==> flow/design.v <==
module DECODER(
input  wire [3:2] ALU_FUN,
output reg Arith_Enable,
output reg Logic_Enable,
output reg CMP_Enable, 
output reg Shift_Enable
);
always @(*)
   begin
     Arith_Enable   = 1'b0;
	 Logic_Enable = 1'b0;
	 CMP_Enable   = 1'b0;
	 Shift_Enable = 1'b0;
     case(ALU_FUN)
	     2'b00 : Arith_Enable = 1'b1;
	     2'b01 : Logic_Enable = 1'b1;
	     2'b10 : CMP_Enable   = 1'b1;
	     2'b11 : Shift_Enable = 1'b1;
	  endcase
   end 
 endmodule
module ARITHMETIC_UNIT #(parameter width = 16 , Arith_width = width + width )(
input wire signed [width-1:0] A,
input wire signed [width-1:0] B, 
input wire [1:0] ALU_FUN,
input wire Arith_Enable,
input wire CLK,
input wire RST,
output reg signed [Arith_width-1:0] Arith_OUT,
output reg        Carry_OUT,
output reg        Arith_Flag
);
reg [Arith_width-1:0] Arith_OUT0;
reg                   Carry_OUT0;
reg                   Arith_Flag0;
always @(posedge CLK, negedge RST)
  begin 
    if(!RST)
	 begin
	    Arith_OUT <= 'b0;
		Carry_OUT <= 16'b0;
		Arith_Flag<= 1'b0;
	 end
	else
	 begin
	    Arith_OUT <= Arith_OUT0;
		if(Arith_Enable)
		  Carry_OUT <= Carry_OUT0;
		Arith_Flag<= Arith_Flag0;
	 end
  end
always @(*)
  begin
     if(Arith_Enable)
	 begin
	     Arith_Flag0 = 1'b1;
	     case(ALU_FUN)
		     2'b00 : {Carry_OUT0,Arith_OUT0} = A+B;
			 2'b01 : {Carry_OUT0,Arith_OUT0} = A-B;
			 2'b10 : {Carry_OUT0,Arith_OUT0} = A*B;
			 2'b11 : {Carry_OUT0,Arith_OUT0} = (B == 0) ? 1'sb0 : A/B;
		  endcase
	 end
	 else
	   begin
	     Arith_OUT0  = 'b0;
		 Carry_OUT0  = 1'b0;
		 Arith_Flag0 = 1'b0;
	   end
  end
endmodule
module LOGIC_UNIT #(parameter width = 16 , Logic_width = width)(
input wire  [width-1:0] A,
input wire  [width-1:0] B, 
input wire [1:0] ALU_FUN,
input wire Logic_Enable,
input wire CLK,
input wire RST,
output reg [Logic_width-1:0] Logic_OUT,
output reg         Logic_Flag
);
reg [Logic_width-1:0] Logic_OUT0; 
reg                   Logic_Flag0 ;
always @(posedge CLK, negedge RST)
  begin
    if(!RST)
	 begin
	    Logic_OUT <= 'b0;
		Logic_Flag<= 1'b0;
	 end
	else
	 begin
	  Logic_OUT <= Logic_OUT0;
		Logic_Flag<= Logic_Flag0;
	 end
  end
always @(*)
  begin
     if(Logic_Enable)
	 begin
	     Logic_Flag0 = 1'b1;
	     case(ALU_FUN)
		   2'b00 : Logic_OUT0 = A&B;
			 2'b01 : Logic_OUT0 = A|B;
			 2'b10 : Logic_OUT0 = ~(A&B);
			 2'b11 : Logic_OUT0 = ~(A|B);
		  endcase
	 end
	 else
	   begin
	     Logic_OUT0  = 'b0;
		 Logic_Flag0 = 1'b0;
	   end
  end
endmodule
module CMP_UNIT #(parameter width = 16 , CMP_width   = width )(
input wire  [width-1:0] A,
input wire  [width-1:0] B, 
input wire [1:0] ALU_FUN,
input wire CMP_Enable,
input wire CLK,
input wire RST,
output reg [CMP_width-1:0] CMP_OUT,
output reg         CMP_Flag
);
reg [CMP_width-1:0] CMP_OUT0;
reg                 CMP_Flag0 ;
reg [CMP_width-1:0] EQ ;
reg [CMP_width-1:0] GR ; 
reg [CMP_width-1:0] LW;
always @(posedge CLK , negedge RST)
  begin
    if(!RST)
	 begin
	    CMP_OUT <= 'b0;
		CMP_Flag<= 1'b0;
	 end
	else
	 begin
	    CMP_OUT <= CMP_OUT0;
		CMP_Flag<= CMP_Flag0;
	 end
  end
always @(*)
  begin
     if(A==B)
       EQ ='b1;
     else 
       EQ ='b0;
     if(A>B)
       GR ='b10;
     else 
       GR ='b0;
     if(A<B)
       LW ='b11;
     else 
       LW ='b0;
     if(CMP_Enable)
	   begin
	     CMP_Flag0 = 1'b1;
	     case(ALU_FUN)
		     2'b00 : CMP_OUT0 = 'b0;
			 2'b01 : CMP_OUT0 = EQ;
			 2'b10 : CMP_OUT0 = GR;
			 2'b11 : CMP_OUT0 = LW;
		  endcase
	   end
	 else
	   begin
	     CMP_OUT0  = 'b0;
		 CMP_Flag0 = 1'b0;
	   end
  end
endmodule
module SHIFT_UNIT #(parameter width = 16 , Shift_width = width)(
input wire  [width-1:0] A,
input wire  [width-1:0] B, 
input wire [1:0] ALU_FUN,
input wire Shift_Enable,
input wire CLK,
input wire RST,
output reg [Shift_width-1:0] Shift_OUT,
output reg         Shift_Flag
);
reg [Shift_width-1:0] Shift_OUT0;
reg                   Shift_Flag0 ;
always @(posedge CLK, negedge RST)
  begin
    if(!RST)
	 begin
	    Shift_OUT <= 'b0;
		Shift_Flag<= 1'b0;
	 end
	else
	 begin
	    Shift_OUT <= Shift_OUT0;
		Shift_Flag<= Shift_Flag0;
	 end
  end
always @(*)
  begin
     if(Shift_Enable)
	 begin
	     Shift_Flag0 = 1'b1;
	     case(ALU_FUN)
		     2'b00 : Shift_OUT0 = A>>1'b1;
			 2'b01 : Shift_OUT0 = A<<1'b1;
			 2'b10 : Shift_OUT0 = B>>1'b1;
			 2'b11 : Shift_OUT0 = B<<1'b1;
		  endcase
	 end
	 else
	   begin
	     Shift_OUT0  = 'b0;
		 Shift_Flag0 = 1'b0;
	   end
  end
endmodule
module ALU_Top #(parameter width = 16 ,
                   Arith_width = width + width ,
                   Logic_width = width,	
                   CMP_width   = width,
                   Shift_width = width)(
input wire [width-1:0] A,
input wire [width-1:0] B,
input wire CLK,
input wire RST,
input wire [3:0] ALU_FUN,
output wire [Arith_width-1:0]  Arith_OUT,
output wire                    Carry_OUT,
output wire                    Arith_Flag,
output wire [Logic_width-1:0]  Logic_OUT,  
output wire                    Logic_Flag,
output wire [CMP_width-1:0]    CMP_OUT,    
output wire                    CMP_Flag,
output wire [Shift_width-1:0]  Shift_OUT,
output wire                    Shift_Flag
);
wire Arith_Enable ,Logic_Enable , CMP_Enable , Shift_Enable;
DECODER u_decoder(
.ALU_FUN(ALU_FUN[3:2]),
.Arith_Enable(Arith_Enable),
.Logic_Enable(Logic_Enable),
.CMP_Enable(CMP_Enable),
.Shift_Enable(Shift_Enable)
);
ARITHMETIC_UNIT #(.width(width),.Arith_width(Arith_width)) u_arithmatic(
.A(A),
.B(B),
.ALU_FUN(ALU_FUN[1:0]),
.CLK(CLK),
.RST(RST),
.Arith_Enable(Arith_Enable),
.Arith_OUT(Arith_OUT),
.Carry_OUT(Carry_OUT),
.Arith_Flag(Arith_Flag)
);
LOGIC_UNIT #(.width(width),.Logic_width(Logic_width)) u_logic(
.A(A),
.B(B),
.ALU_FUN(ALU_FUN[1:0]),
.CLK(CLK),
.RST(RST),
.Logic_Enable(Logic_Enable),
.Logic_OUT(Logic_OUT),
.Logic_Flag(Logic_Flag)
);
CMP_UNIT #(.width(width),.CMP_width(CMP_width)) u_cmp(
.A(A),
.B(B),
.ALU_FUN(ALU_FUN[1:0]),
.CLK(CLK),
.RST(RST),
.CMP_Enable(CMP_Enable),
.CMP_OUT(CMP_OUT),
.CMP_Flag(CMP_Flag)
);
SHIFT_UNIT #(.width(width),.Shift_width(Shift_width)) u_shift(
.A(A),
.B(B),
.ALU_FUN(ALU_FUN[1:0]),
.CLK(CLK),
.RST(RST),
.Shift_Enable(Shift_Enable),
.Shift_OUT(Shift_OUT),
.Shift_Flag(Shift_Flag)
);
endmodule
--- tool output ---
From RTL to reports: ALU_Top. Each step is given for the RTL above and for the edited RTL. "unedited" refers to lines of the RTL above, "edited" to lines of the edited file. "change": "edited" minus "unedited" as printed here. "relative change": 100 x difference / "unedited". Cell names lack the library's common part. Not given: --

Top module: ALU_Top. Clock input: CLK. Standard-cell library: sky130hd. Library corner: tt_025C_1v80.

Edit of the RTL. Unified diff, file above to edited file. The edited RTL no longer does the same as the RTL above: the edit was made by script, with no optimisation intended.

```diff
@@ -86,13 +86,12 @@
     if(!RST)
 	 begin
-	    Logic_OUT <= 'b0;
 		Logic_Flag<= 1'b0;
 	 end
 	else
 	 begin
-	  Logic_OUT <= Logic_OUT0;
 		Logic_Flag<= Logic_Flag0;
 	 end
   end
+always @(*) Logic_OUT = Logic_OUT0;
 always @(*)
   begin
```

Elaborated design. Yosys after proc, flatten, opt, wreduce and memory -nomap, before mapping. Memory bits, and registers merged into a memory's read port (data or address), are not among the register bits. Print and check cells are not counted. Equal cells are merged and count once.

Storage and ports: register bits after elaboration (unedited 85, edited 69, change -16, relative change -18.82%); latch bits (unedited 0, edited 0, change 0); RAM bits (unedited 0, edited 0, change 0); memory bits (read-only) (unedited 0, edited 0, change 0); clocked read ports x word width (unedited 0, edited 0, change 0); memories (unedited 0, edited 0, change 0); bits of input ports (unedited 38, edited 38, change 0, relative change 0.00%); output and inout bits (unedited 85, edited 85, change 0, relative change 0.00%); elaborated cells (unedited 53, edited 52, change -1, relative change -1.89%).

Cells by class: add/sub/neg operators (unedited 2, edited 2, change 0, relative change 0.00%); multiply operators (unedited 1, edited 1, change 0, relative change 0.00%); div/mod/pow operators (unedited 1, edited 1, change 0, relative change 0.00%); magnitude comparators (unedited 2, edited 2, change 0, relative change 0.00%); eq/ne operators (unedited 7, edited 7, change 0, relative change 0.00%); shifts and indexed selects (unedited 0, edited 0, change 0); multiplexer cells (unedited 20, edited 20, change 0, relative change 0.00%); bitwise logic cells (unedited 4, edited 4, change 0, relative change 0.00%); reduce/logical cells (unedited 7, edited 7, change 0, relative change 0.00%).

Unchanged operator kinds not shown: 23.

Depth. Longest topological path by Yosys (ltp), each cell counted once; first at word level (registers and memories cut), then after technology mapping (sequential cells cut; the memories' decode and read muxes count).

Depth: word-level depth (unedited 4, edited 4, change 0, relative change 0.00%); ABC_AREA (unedited 0, edited 0); gate-level depth with buffers (unedited 367, edited 373, change +6, relative change +1.63%); depth with buffers taken out (unedited 335, edited 338, change +3, relative change +0.90%).

Synthesis result. The flow's flattened synthesis, as Yosys stat reports it; memories are mapped. The netlist is that of the ABC_AREA named above (0 if unset); the other value can give another one.

Cell types: nor3_1 (unedited 178, edited 136, change -42, relative change -23.60%); a21o_1 (unedited 215, edited 252, change +37, relative change +17.21%); nand3_1 (unedited 104, edited 134, change +30, relative change +28.85%); a31oi_1 (unedited 67, edited 92, change +25, relative change +37.31%); nand2_1 (unedited 629, edited 653, change +24, relative change +3.82%); o21a_1 (unedited 137, edited 116, change -21, relative change -15.33%); and3_1 (unedited 69, edited 49, change -20, relative change -28.99%); a21oi_1 (unedited 470, edited 489, change +19, relative change +4.04%); dfrtp_1 (unedited 71, edited 55, change -16, relative change -22.54%); a211o_1 (unedited 20, edited 36, change +16, relative change +80.00%); a311oi_1 (unedited 5, edited 20, change +15, relative change +300.00%); a31o_2 (unedited 29, edited 17, change -12, relative change -41.38%); o211ai_1 (unedited 71, edited 60, change -11, relative change -15.49%); xnor2_1 (unedited 308, edited 318, change +10, relative change +3.25%); and4_1 (unedited 18, edited 8, change -10, relative change -55.56%); nor2b_1 (unedited 78, edited 86, change +8, relative change +10.26%); o221ai_1 (unedited 20, edited 12, change -8, relative change -40.00%); or4_1 (unedited 19, edited 11, change -8, relative change -42.11%).

Unchanged cell types not shown: 20. Not every row of either side is listed.

Mapped netlist: cells in the netlist (unedited 6281, edited 6308, change +27, relative change +0.43%); chip area (Yosys) (sq mm) (unedited 0.046377, edited 0.0462068, change -0.0001702, relative change -0.37%); sequential area (sq mm) (unedited 0.0017767, edited 0.0013763, change -0.0004004, relative change -22.54%); flip-flop cells (unedited 71, edited 55, change -16, relative change -22.54%); buffer cells (unedited 229, edited 226, change -3, relative change -1.31%).

The figures by module come from a second, unflattened synthesis with its own total; it is not the netlist above.

Unflattened totals: cells (unflattened synthesis) (unedited 6390, edited 6308, change -82, relative change -1.28%); area total of the unflattened synthesis (sq mm) (unedited 0.047154, edited 0.0468574, change -0.0002966, relative change -0.63%).

Rows give one instance, submodules left out.

Modules, unedited: ARITHMETIC_UNIT (instances 1, cells 6190, area 0.0449444 sq mm, sequential area 0.0008508 sq mm); LOGIC_UNIT (instances 1, cells 56, area 0.000807 sq mm, sequential area 0.0004254 sq mm); SHIFT_UNIT (instances 1, cells 55, area 0.000732 sq mm, sequential area 0.0004254 sq mm); CMP_UNIT (instances 1, cells 85, area 0.0006444 sq mm, sequential area 0.0000751 sq mm); DECODER (instances 1, cells 4, area 0.0000263 sq mm, sequential area 0 sq mm); ALU_Top (instances 1, cells 0, area 0 sq mm, sequential area 0 sq mm).

Modules, edited: ARITHMETIC_UNIT (instances 1, cells 6124, area 0.0450482 sq mm, sequential area 0.0008508 sq mm); SHIFT_UNIT (instances 1, cells 55, area 0.000732 sq mm, sequential area 0.0004254 sq mm); CMP_UNIT (instances 1, cells 85, area 0.0006444 sq mm, sequential area 0.0000751 sq mm); LOGIC_UNIT (instances 1, cells 40, area 0.0004066 sq mm, sequential area 0.000025 sq mm); DECODER (instances 1, cells 4, area 0.0000263 sq mm, sequential area 0 sq mm); ALU_Top (instances 1, cells 0, area 0 sq mm, sequential area 0 sq mm).

Worst setup path after synthesis. Path of least setup slack by OpenSTA after synthesis, without wires, with an ideal clock, recovery checks aside; 20% of the period is set as input and as output delay. Where synthesis merged equal registers, the netlist keeps one of their names.

Timing post-synthesis: path kind (unedited input to register, edited input to register); start (unedited input B[0], edited input B[0]); end (unedited register u_arithmatic.Arith_OUT[22], edited register u_arithmatic.Carry_OUT); period (ns) (unedited 95.0, edited 95.0, change 0.0, relative change 0.00%); external input delay (ns) (unedited 19.000, edited 19.000, change 0.000, relative change 0.00%); library setup time (ns) (unedited 0.137, edited 0.148, change +0.011); launch time at the first pin (ns) (unedited 19.000, edited 19.000, change 0.000, relative change 0.00%); data arrival time (ns) (unedited 91.627, edited 94.716, change +3.089, relative change +3.37%); required time (ns) (unedited 94.863, edited 94.852, change -0.011, relative change -0.01%); slack (ns) (unedited 3.236, edited 0.136, change -3.100); delay of the path (ns) (unedited 72.764, edited 75.864, change +3.100, relative change +4.26%); stages (unedited 336, edited 347, change +11, relative change +3.27%); path buffers (unedited 51, edited 60, change +9, relative change +17.65%); synthesis period reached (ns) (unedited 91.764, edited 94.864, change +3.100, relative change +3.38%).

"delay of the path" is the arrival time less input delay plus setup time. "stages" counts driving pins, that of a launching flip-flop among them; a cell with two outputs on the path counts twice. "synthesis period reached" = period - worst setup slack (recovery checks aside). The figure is calculated, with input and output delays left at 20% of the set period. Between the ends stands the longest chain of elaborated cells between them, by number of cells; it is not shown to be the way that was timed. Of several equally long chains one is given. A line is the first line of the expression or statement that the cell stems from. Yosys adds cells for indexed reads and writes and turns some case tables into memories.

Between the ends, post-synthesis, unedited:
Path through: inv_1 -> buf_1 -> ha_1 -> or3b_1 -> or4_4 -> o21ai_4 -> nand4_2 -> nor2_4 -> and2_1 -> nand3b_1 -> inv_1 -> nand2_1 -> a21o_1 -> nor2_1 -> ha_1 -> o21a_1 -> o21a_1 -> nor2_1 -> [... 300 more ...] -> ha_1 -> a21o_1 -> a21o_1 -> a21oi_1 -> nor2b_1 -> o21ai_0 -> nand2b_1 -> a21oi_1 -> and3_1 -> clkbuf_1 -> ha_1 -> inv_1 -> nor4_1 -> nand4_1 -> or2_2 -> o31ai_1 -> xnor2_1 -> o22ai_1. For length of the longest elaborated chain the number is 4. For elaborated cells between the ends (all ways) the number is 8. The figure for RTL lines with such cells is 6. Those cells by class: 2 x add/sub; 1 x mul; 1 x div; 3 x mux; 1 x reduce/logical.

RTL lines, path post-synthesis, unedited: start: declaration (RTL line 225) `input wire [width-1:0] B,`; divider 16 x 16 -> 33 bit (RTL line 61) `2'b11 : {Carry_OUT0,Arith_OUT0} = (B == 0) ? 1'sb0 : A/B;`; 2-to-1 mux 33 bit (RTL line 61); case mux 33 bit (select 4 bit) (RTL line 57) `case(ALU_FUN)`; 2-to-1 mux 32 bit (RTL line 54) `if(Arith_Enable)`; end: assignment (RTL line 40) `Arith_OUT <= 'b0;`; end: assignment (RTL line 46) `Arith_OUT <= Arith_OUT0;`; end: declaration (RTL line 29) `output reg signed [Arith_width-1:0] Arith_OUT,`.

Between the ends, post-synthesis, edited:
Path through: inv_1 -> buf_1 -> ha_1 -> or3b_2 -> buf_2 -> o311ai_0 -> and2_1 -> a21boi_2 -> and3_1 -> and2_1 -> nand2_1 -> nor2_1 -> o211ai_1 -> nor2_1 -> ha_1 -> nor4b_1 -> nor3_1 -> and2_1 -> [... 311 more ...] -> o31ai_1 -> ha_1 -> or2_2 -> a21oi_1 -> a21oi_1 -> a221oi_1 -> o21ai_0 -> a221oi_1 -> o21bai_1 -> inv_1 -> ha_1 -> inv_1 -> nor4_1 -> nand4_1 -> o21ai_0 -> xor2_1 -> a221oi_1 -> o21ai_0. For length of the longest elaborated chain the number is 3. For elaborated cells between the ends (all ways) the number is 7. The figure for RTL lines with such cells is 5. Those cells by class: 2 x add/sub; 1 x mul; 1 x div; 2 x mux; 1 x reduce/logical.

RTL lines, path post-synthesis, edited: start: declaration (RTL line 224) `input wire [width-1:0] B,`; divider 16 x 16 -> 33 bit (RTL line 61) `2'b11 : {Carry_OUT0,Arith_OUT0} = (B == 0) ? 1'sb0 : A/B;`; 2-to-1 mux 33 bit (RTL line 61); case mux 33 bit (select 4 bit) (RTL line 57) `case(ALU_FUN)`; end: assignment (RTL line 41) `Carry_OUT <= 16'b0;`; end: assignment (RTL line 48) `Carry_OUT <= Carry_OUT0;`; end: declaration (RTL line 30) `output reg        Carry_OUT,`.

Path in the finished layout. Path of least setup slack in the final report of each run of pair A (OpenROAD, finished layout, wires in). Where an end is a register, its clock arrival counts in the times.

Timing after layout: path kind (unedited input to register, edited input to register); start (unedited input B[1], edited input B[7]); end (unedited register u_arithmatic.Arith_OUT[20], edited register u_arithmatic.Arith_OUT[16]); period (ns) (unedited 92.7, edited 92.7, change 0.0, relative change 0.00%); external input delay (ns) (unedited 18.54, edited 18.54, change 0.00, relative change 0.00%); library setup time (ns) (unedited 0.20, edited 0.12, change -0.08); launch time at the first pin (ns) (unedited 18.54, edited 18.54, change 0.00, relative change 0.00%); data arrival time (ns) (unedited 89.33, edited 90.09, change +0.76, relative change +0.85%); required time (ns) (unedited 92.86, edited 92.91, change +0.05, relative change +0.05%); slack (ns) (unedited 3.53, edited 2.82, change -0.71); stages (unedited 317, edited 318, change +1, relative change +0.32%); path buffers (unedited 33, edited 19, change -14, relative change -42.42%).

Between the ends stands the longest chain of elaborated cells between them, by number of cells; it is not shown to be the way that was timed. Of several equally long chains one is given.

Between the ends, after layout, unedited:
Path through: clkdlybuf4s50_1 -> buf_4 -> clkinv_1 -> ha_1 -> or3b_4 -> or4_4 -> o21ai_4 -> nand4_2 -> nor2_4 -> and2_2 -> nand3b_1 -> inv_1 -> nand2_1 -> a21o_1 -> nor2_1 -> ha_1 -> o21a_1 -> o21a_1 -> [... 281 more ...] -> a21o_1 -> a21o_1 -> a21oi_1 -> nor2b_1 -> o21ai_0 -> nand2b_1 -> a21oi_1 -> and3_1 -> ha_1 -> inv_1 -> nor4_1 -> buf_4 -> nand4_1 -> buf_4 -> or2_2 -> o21ai_1 -> xnor2_2 -> o22ai_1. For length of the longest elaborated chain the number is 4. For elaborated cells between the ends (all ways) the number is 8. The figure for RTL lines with such cells is 6. Those cells by class: 2 x add/sub; 1 x mul; 1 x div; 3 x mux; 1 x reduce/logical.

RTL lines, path after layout, unedited: start: declaration (RTL line 225) `input wire [width-1:0] B,`; divider 16 x 16 -> 33 bit (RTL line 61) `2'b11 : {Carry_OUT0,Arith_OUT0} = (B == 0) ? 1'sb0 : A/B;`; 2-to-1 mux 33 bit (RTL line 61); case mux 33 bit (select 4 bit) (RTL line 57) `case(ALU_FUN)`; 2-to-1 mux 32 bit (RTL line 54) `if(Arith_Enable)`; end: assignment (RTL line 40) `Arith_OUT <= 'b0;`; end: assignment (RTL line 46) `Arith_OUT <= Arith_OUT0;`; end: declaration (RTL line 29) `output reg signed [Arith_width-1:0] Arith_OUT,`.

Between the ends, after layout, edited:
Path through: clkdlybuf4s50_1 -> or4_4 -> or4_4 -> a21o_4 -> a21boi_2 -> and3_2 -> and2_4 -> nand2_1 -> nor2_2 -> o211ai_1 -> nor2_1 -> ha_1 -> nor4b_2 -> nor3_2 -> and2_1 -> ha_1 -> a21o_1 -> or2_2 -> [... 282 more ...] -> a21o_1 -> a21o_1 -> a21o_1 -> a21o_1 -> a21oi_1 -> o21ai_0 -> a221oi_2 -> o21bai_2 -> inv_1 -> ha_2 -> inv_1 -> nor4_4 -> buf_4 -> nand3_1 -> nand2_1 -> xnor2_2 -> a221oi_1 -> nor2_1. For length of the longest elaborated chain the number is 4. For elaborated cells between the ends (all ways) the number is 8. The figure for RTL lines with such cells is 6. Those cells by class: 2 x add/sub; 1 x mul; 1 x div; 3 x mux; 1 x reduce/logical.

RTL lines, path after layout, edited: start: declaration (RTL line 224) `input wire [width-1:0] B,`; divider 16 x 16 -> 33 bit (RTL line 61) `2'b11 : {Carry_OUT0,Arith_OUT0} = (B == 0) ? 1'sb0 : A/B;`; 2-to-1 mux 33 bit (RTL line 61); case mux 33 bit (select 4 bit) (RTL line 57) `case(ALU_FUN)`; 2-to-1 mux 32 bit (RTL line 54) `if(Arith_Enable)`; end: assignment (RTL line 40) `Arith_OUT <= 'b0;`; end: assignment (RTL line 46) `Arith_OUT <= Arith_OUT0;`; end: declaration (RTL line 29) `output reg signed [Arith_width-1:0] Arith_OUT,`.

Flow runs. Runs of the flow (Yosys, OpenROAD) on both versions; the two runs of a pair have the same settings. The constraints put input and output delay at 20% of the set period each and load the outputs with 0.01 pF.

Flow settings, pair A:
For CORE_UTILIZATION the number is 40. For period_ns the number is 92.7. CAP_MARGIN: 20. For CORE_MARGIN the number is 2. Under SLEW_MARGIN stands 20.

Results, pair A: post-synthesis cell area (sq mm) (unedited 0.046377, edited 0.0462068, change -0.0001702, relative change -0.37%); die footprint (sq mm) (unedited 0.118684, edited 0.11825, change -0.000434, relative change -0.37%); std-cell area (final layout) (sq mm) (unedited 0.0554357, edited 0.0532286, change -0.0022071, relative change -3.98%); worst slack on setup checks (ns) (unedited 3.530, edited 2.818, change -0.712); worst-case hold slack (ns) (unedited 0.731, edited 0.653, change -0.078); period reached (ns) (unedited 89.170, edited 89.882, change +0.712, relative change +0.80%).

Flow settings, pair B:
CAP_MARGIN: 0. CELL_PAD_IN_SITES_DETAIL_PLACEMENT: 2. For CORE_ASPECT_RATIO the number is 0.81. For CORE_UTILIZATION the number is 18. The figure for GPL_TIMING_DRIVEN is 1. The figure for PLACE_DENSITY_LB_ADDON is 0.08. TNS_END_PERCENT: 50. For period_ns the number is 154.0. For CORE_MARGIN the number is 2. Under SLEW_MARGIN stands 20.

Results, pair B: post-synthesis cell area (sq mm) (unedited 0.046377, edited 0.0462068, change -0.0001702, relative change -0.37%); die footprint (sq mm) (unedited 0.26175, edited 0.260796, change -0.000954, relative change -0.36%); std-cell area (final layout) (sq mm) (unedited 0.0528682, edited 0.0527531, change -0.0001151, relative change -0.22%); worst slack on setup checks (ns) (unedited 27.299, edited 24.748, change -2.551); worst-case hold slack (ns) (unedited 0.587, edited 0.686, change +0.099); period reached (ns) (unedited 126.701, edited 129.252, change +2.551, relative change +2.01%).

"period reached" means the clock period less the worst setup slack. The figure is calculated, with input and output delays left at 20% of the set period.
--- end ---
